==> flow/design.v <==
module router (
    input logic clk,
    input logic rst_n,
    input logic [3:0]  req_i,       
    input logic [31:0] data_n_i,
    input logic [31:0] data_s_i,
    input logic [31:0] data_e_i,
    input logic [31:0] data_w_i,
    input logic        yumi_i,     
    output logic [31:0] data_o,
    output logic        valid_o,
    output logic        busy_o
);
    logic [31:0] buffer [0:63];      
    logic [5:0]  write_ptr, read_ptr; 
    logic [6:0]  count;              
    logic write_en;
    logic read_en;
    assign write_en = (|req_i) && (count < 64);
    assign read_en  = (count > 0) && yumi_i;
    always_ff @(posedge clk or negedge rst_n) begin
        if (!rst_n) begin
            write_ptr <= 0;
            read_ptr  <= 0;
            count     <= 0;
            busy_o    <= 0;
            valid_o   <= 0;
            data_o    <= 0;
        end else begin
            if (write_en) begin
                if (req_i[0])      buffer[write_ptr] <= data_n_i;
                else if (req_i[1]) buffer[write_ptr] <= data_s_i;
                else if (req_i[2]) buffer[write_ptr] <= data_e_i;
                else if (req_i[3]) buffer[write_ptr] <= data_w_i;
                write_ptr <= write_ptr + 1;
            end
            if (read_en) begin
                data_o    <= buffer[read_ptr];
                valid_o   <= 1;
                read_ptr  <= read_ptr + 1;
            end else begin
                valid_o <= 0;
            end
            if (write_en && !read_en) begin
                count <= count + 1;           
            end 
            else if (!write_en && read_en) begin
                count <= count - 1;           
            end
            if (count >= 60) busy_o <= 1; 
            else             busy_o <= 0;
        end
    end
endmodule
# From RTL to reports: router
# The steps from the RTL of router to its reports follow in flow order.
# Lines are those of the file above, counted from 1.
# Library cell names are shortened.
# The mark -- stands for no value.
[inputs] design="router" clock_port="clk" lib="sky130hd" corner="tt_025C_1v80"

# After elaboration
# Yosys after proc, flatten, opt, wreduce and memory -nomap, before mapping. Print and check cells are not counted.
[op_classes] reduce_logical=75 add_sub_neg=4 n_mux=517 n_eq=126 compare=3
[ops] op="32-bit 2-to-1 mux" n=512
[ops] op="32-bit parallel mux with 64-bit select" n=1
[ops] op="6-bit equality test with constant B" n=64
[ops] op="4-bit AND reduction" n=64
[ops] op="6-bit by 5-bit equality test with 1-bit output with constant B" n=32
[ops] op="6-bit by 4-bit equality test with 1-bit output with constant B" n=16
[ops] op="6-bit by 3-bit equality test with 1-bit output with constant B" n=8
[ops] op="6-bit by 2-bit equality test with 1-bit output with constant B" n=4
[ops] op="7-bit 2-to-1 mux" n=2
[ops] op="6-bit by 1-bit adder with 6-bit output with constant B" n=2
[ops] op="6-bit by 1-bit equality test with 1-bit output with constant B" n=2
[ops] op="6-bit zero test" n=2
[ops] op="7-bit by 1-bit adder with 7-bit output with constant B" n=1
[ops] op="7-bit by 1-bit subtractor with 7-bit output with constant B" n=1
[ops] op="7-bit by 1-bit > comparator with 1-bit output with constant B" n=1
[ops] op="7-bit by 6-bit >= comparator with 1-bit output with constant B" n=1
[ops] op="7-bit < comparator with constant B" n=1
[ops] op="1-bit logical AND" n=4
[ops] op="4-bit nonzero test" n=1
[ops] op="4-bit OR reduction" n=1
[ops] op="1-bit zero test" n=2
[ops] op="2-bit nonzero test" n=1
[ops] op="1-bit 2-to-1 mux" n=2
[word_totals] input_bits=135 out_inout_bits=34 regBits=2101

# Depth
# Depth = most cells in a row (Yosys ltp): at word level without a register or memory, in the mapped netlist without a sequential cell, where the memories' decode and read muxes count.
[depth] word_depth=6 abc_area=0 ltp_mapped=14 ltp_nobuf=12

# Mapped cells and area
# Yosys stat after the flow's synthesis: flattened, memories mapped to cells. It holds for the ABC_AREA given above (unset counts as 0); a run with the other value may have another netlist.
[mapped] mapped_cells=4481 n_buf=298 synth_area_mm2=0.0778697 seq_area_mm2=0.0628253 ff_cells=2101
[types] cell="edfxtp_1" n=2048 type_area_um2=6.15E+04
[types] cell="a22oi_1" n=802 type_area_um2=6.02E+03
[types] cell="dfrtp_1" n=53 type_area_um2=1.33E+03
[types] cell="nand4_1" n=167 type_area_um2=1.04E+03
[types] cell="clkbuf_1" n=209 type_area_um2=784.502
[types] cell="mux2i_1" n=78 type_area_um2=780.749
[types] cell="nand2_1" n=191 type_area_um2=716.938
[types] cell="nor2_1" n=164 type_area_um2=615.59
[types] cell="a21oi_1" n=95 type_area_um2=475.456
[types] cell="a22o_1" n=47 type_area_um2=411.645
[types] cell="and3_1" n=57 type_area_um2=356.592
[types] cell="and2_1" n=48 type_area_um2=300.288
[types] cell="a222oi_1" n=29 type_area_um2=290.278
[types] cell="o21ai_0" n=58 type_area_um2=290.278
[types] cell="buf_2" n=53 type_area_um2=265.254
[types] cell="nor4_1" n=33 type_area_um2=206.448
[types] cell="ha_1" n=15 type_area_um2=187.68
[types] cell="nand3_1" n=35 type_area_um2=175.168
# Other cell types: 42; their cells: 299.

# Worst setup path after synthesis
# Path of least setup slack by OpenSTA after synthesis, without wires, with an ideal clock, recovery checks aside; 20% of the period is set as input and as output delay. Where synthesis merged equal registers, the netlist keeps one of their names.
[synth_path] kind="input -> register" startpoint="input port req_i[2]" endpoint="register buffer[0][3]" launch_ns=1.000 t_arrival_ns=4.501 path_slack_ns=-0.203 tclk_ns=5.0 path_delay_ns=4.203 input_delay_ns=1.000 required_time_ns=4.298 path_buffers=2 path_stages=6 period_less_setup_slack_ns=5.203
# "path_delay_ns" is the arrival time less input delay plus setup time.
# "path_stages": output pins that drive a net of the path, with the launching flip-flop's if there is one; two outputs of one cell count as two.
# "period_less_setup_slack_ns" is the clock period less the worst setup slack; recovery checks do not enter. This is arithmetic on one report: input and output delays are still those of the set period (20% each).
# Between the ends stands the longest chain of elaborated cells between them, by number of cells; it is not shown to be the way that was timed. Of several equally long chains one is given.
# Each line given opens the expression or statement behind the cell; cells for indexed reads and writes are added by Yosys, which also makes memories of some case tables.
# A register here has more assigning lines than the two given.
# Ways into the end's enable are left out, as the timed path ends at the data pin.
[synth_between] cell_sequence="clkbuf_1 buf_1 mux2i_1 nor2_1 a21oi_1 o21ai_0" elab_chain_cells=3
[synth_lines] element="start, declared" line_no=4 text="input logic [3:0]  req_i,"
[synth_lines] element="32-bit 2-to-1 mux" line_no=33 text="else if (req_i[2]) buffer[write_ptr] <= data_e_i;"
[synth_lines] element="32-bit 2-to-1 mux" line_no=32 text="else if (req_i[1]) buffer[write_ptr] <= data_s_i;"
[synth_lines] element="32-bit 2-to-1 mux" line_no=31 text="if (req_i[0])      buffer[write_ptr] <= data_n_i;"
[synth_lines] element="end, assigned" line_no=31
[synth_lines] element="end, assigned" line_no=32
[synth_lines] element="end, declared" line_no=14 text="logic [31:0] buffer [0:63];"

# Timing after layout
# From the final timing report of run 1: the path of least setup slack in the routed layout; clock arrival at registers is part of the times.
[layout_path] kind="register -> register" startpoint="register read_ptr[1]" endpoint="register data_o[30]" path_slack_ns=0.55 path_buffers=2 launch_ns=0.81 t_arrival_ns=5.10 required_time_ns=5.65 path_stages=12 tclk_ns=4.97
# Between the ends stands the longest chain of elaborated cells between them, by number of cells; it is not shown to be the way that was timed. Of several equally long chains one is given.
[layout_between] cell_sequence="dfrtp_1 inv_1 ha_1 buf_4 and3b_1 and2_2 a2111oi_1 buf_4 nand3_1 or4_1 nor4_1 o21ai_0" elab_chain_cells=2
[layout_lines] element="start, declared" line_no=15 text="logic [5:0]  write_ptr, read_ptr;"
[layout_lines] element="start, assigned" line_no=24 text="read_ptr  <= 0;"
[layout_lines] element="start, assigned" line_no=40 text="read_ptr  <= read_ptr + 1;"
[layout_lines] element="6-bit equality test" line_no=38 text="data_o    <= buffer[read_ptr];"
[layout_lines] element="32-bit parallel mux with 64-bit select" line_no=38
[layout_lines] element="end, assigned" line_no=28 text="data_o    <= 0;"
[layout_lines] element="end, assigned" line_no=38
[layout_lines] element="end, declared" line_no=10 text="output logic [31:0] data_o,"

Measured results for router: 2 stored runs of the Yosys and OpenROAD flow on sky130hd. The settings differ; the order carries no meaning. The constraints put input and output delay at 20% of the set period each and load the outputs with 0.01 pF.
"timing.worst_path_ns": the worst setup path's part of the clock period (all of it between registers, 20% less for each end at a port) less its slack. A launch clock that arrives late makes it longer, a capture clock that arrives late makes it shorter.

[flow] run 1: files
==> flow/run.sh <==
#!/bin/bash
# the make line also repeats the synthesis and layout settings of config.mk as NAME=value (left out here)
make -C /OpenROAD-flow-scripts/flow DESIGN_CONFIG=/design/flow/config.mk WORK_HOME=/design/flow/orfs CLKGATE_MAP_FILE= finish
==> flow/config.mk <==
export PLATFORM = sky130hd
export DESIGN_NAME = router
export DESIGN_NICKNAME = router
export VERILOG_FILES = /design/flow/design.v
export SDC_FILE = /design/flow/constraint.sdc
export NUM_CORES = 4
export LEC_CHECK = 0
export CAP_MARGIN = 20
export CORE_MARGIN = 2
export CORE_UTILIZATION = 50
export PLACE_DENSITY = 0.6
export SLEW_MARGIN = 20
==> flow/constraint.sdc <==
create_clock -name core_clock -period 4.97 [get_ports {clk}]
set_input_delay 0.9940 -clock core_clock [delete_from_list [all_inputs] [get_ports {clk}]]
set_output_delay 0.9940 -clock core_clock [all_outputs]
set_load 0.01 [all_outputs]

[flow] run 1: metrics
[metrics] synth_area_mm2 = 0.0778697
[metrics] design_die_area_mm2 = 0.158914
[metrics] finalUtil_pct = 58.6
[metrics] worst_setup_slack_ns = 0.550
[metrics] tns_setup_ns = 0.000
[metrics] timing.worst_path_ns = 4.42
[metrics] path_kind = register -> register

[flow] run 2: files
==> flow/run.sh <==
#!/bin/bash
# the make line also repeats the synthesis and layout settings of config.mk as NAME=value (left out here)
make -C /OpenROAD-flow-scripts/flow DESIGN_CONFIG=/design/flow/config.mk WORK_HOME=/design/flow/orfs CLKGATE_MAP_FILE= finish
==> flow/config.mk <==
export PLATFORM = sky130hd
export DESIGN_NAME = router
export DESIGN_NICKNAME = router
export VERILOG_FILES = /design/flow/design.v
export SDC_FILE = /design/flow/constraint.sdc
export NUM_CORES = 4
export LEC_CHECK = 0
export ABC_AREA = 0
export CAP_MARGIN = 5
export CELL_PAD_IN_SITES_GLOBAL_PLACEMENT = 0
export CORE_ASPECT_RATIO = 1.53
export CORE_MARGIN = 10
export CORE_UTILIZATION = 65
export CTS_CLUSTER_DIAMETER = 380
export CTS_CLUSTER_SIZE = 40
export GPL_ROUTABILITY_DRIVEN = 0
export GPL_TIMING_DRIVEN = 0
export MIN_ROUTING_LAYER = met2
export SLEW_MARGIN = 15
export TNS_END_PERCENT = 60
==> flow/constraint.sdc <==
create_clock -name core_clock -period 2.85 [get_ports {clk}]
set_input_delay 0.5700 -clock core_clock [delete_from_list [all_inputs] [get_ports {clk}]]
set_output_delay 0.5700 -clock core_clock [all_outputs]
set_load 0.01 [all_outputs]

[flow] run 2: no final report: routing broke off with GRT-0116
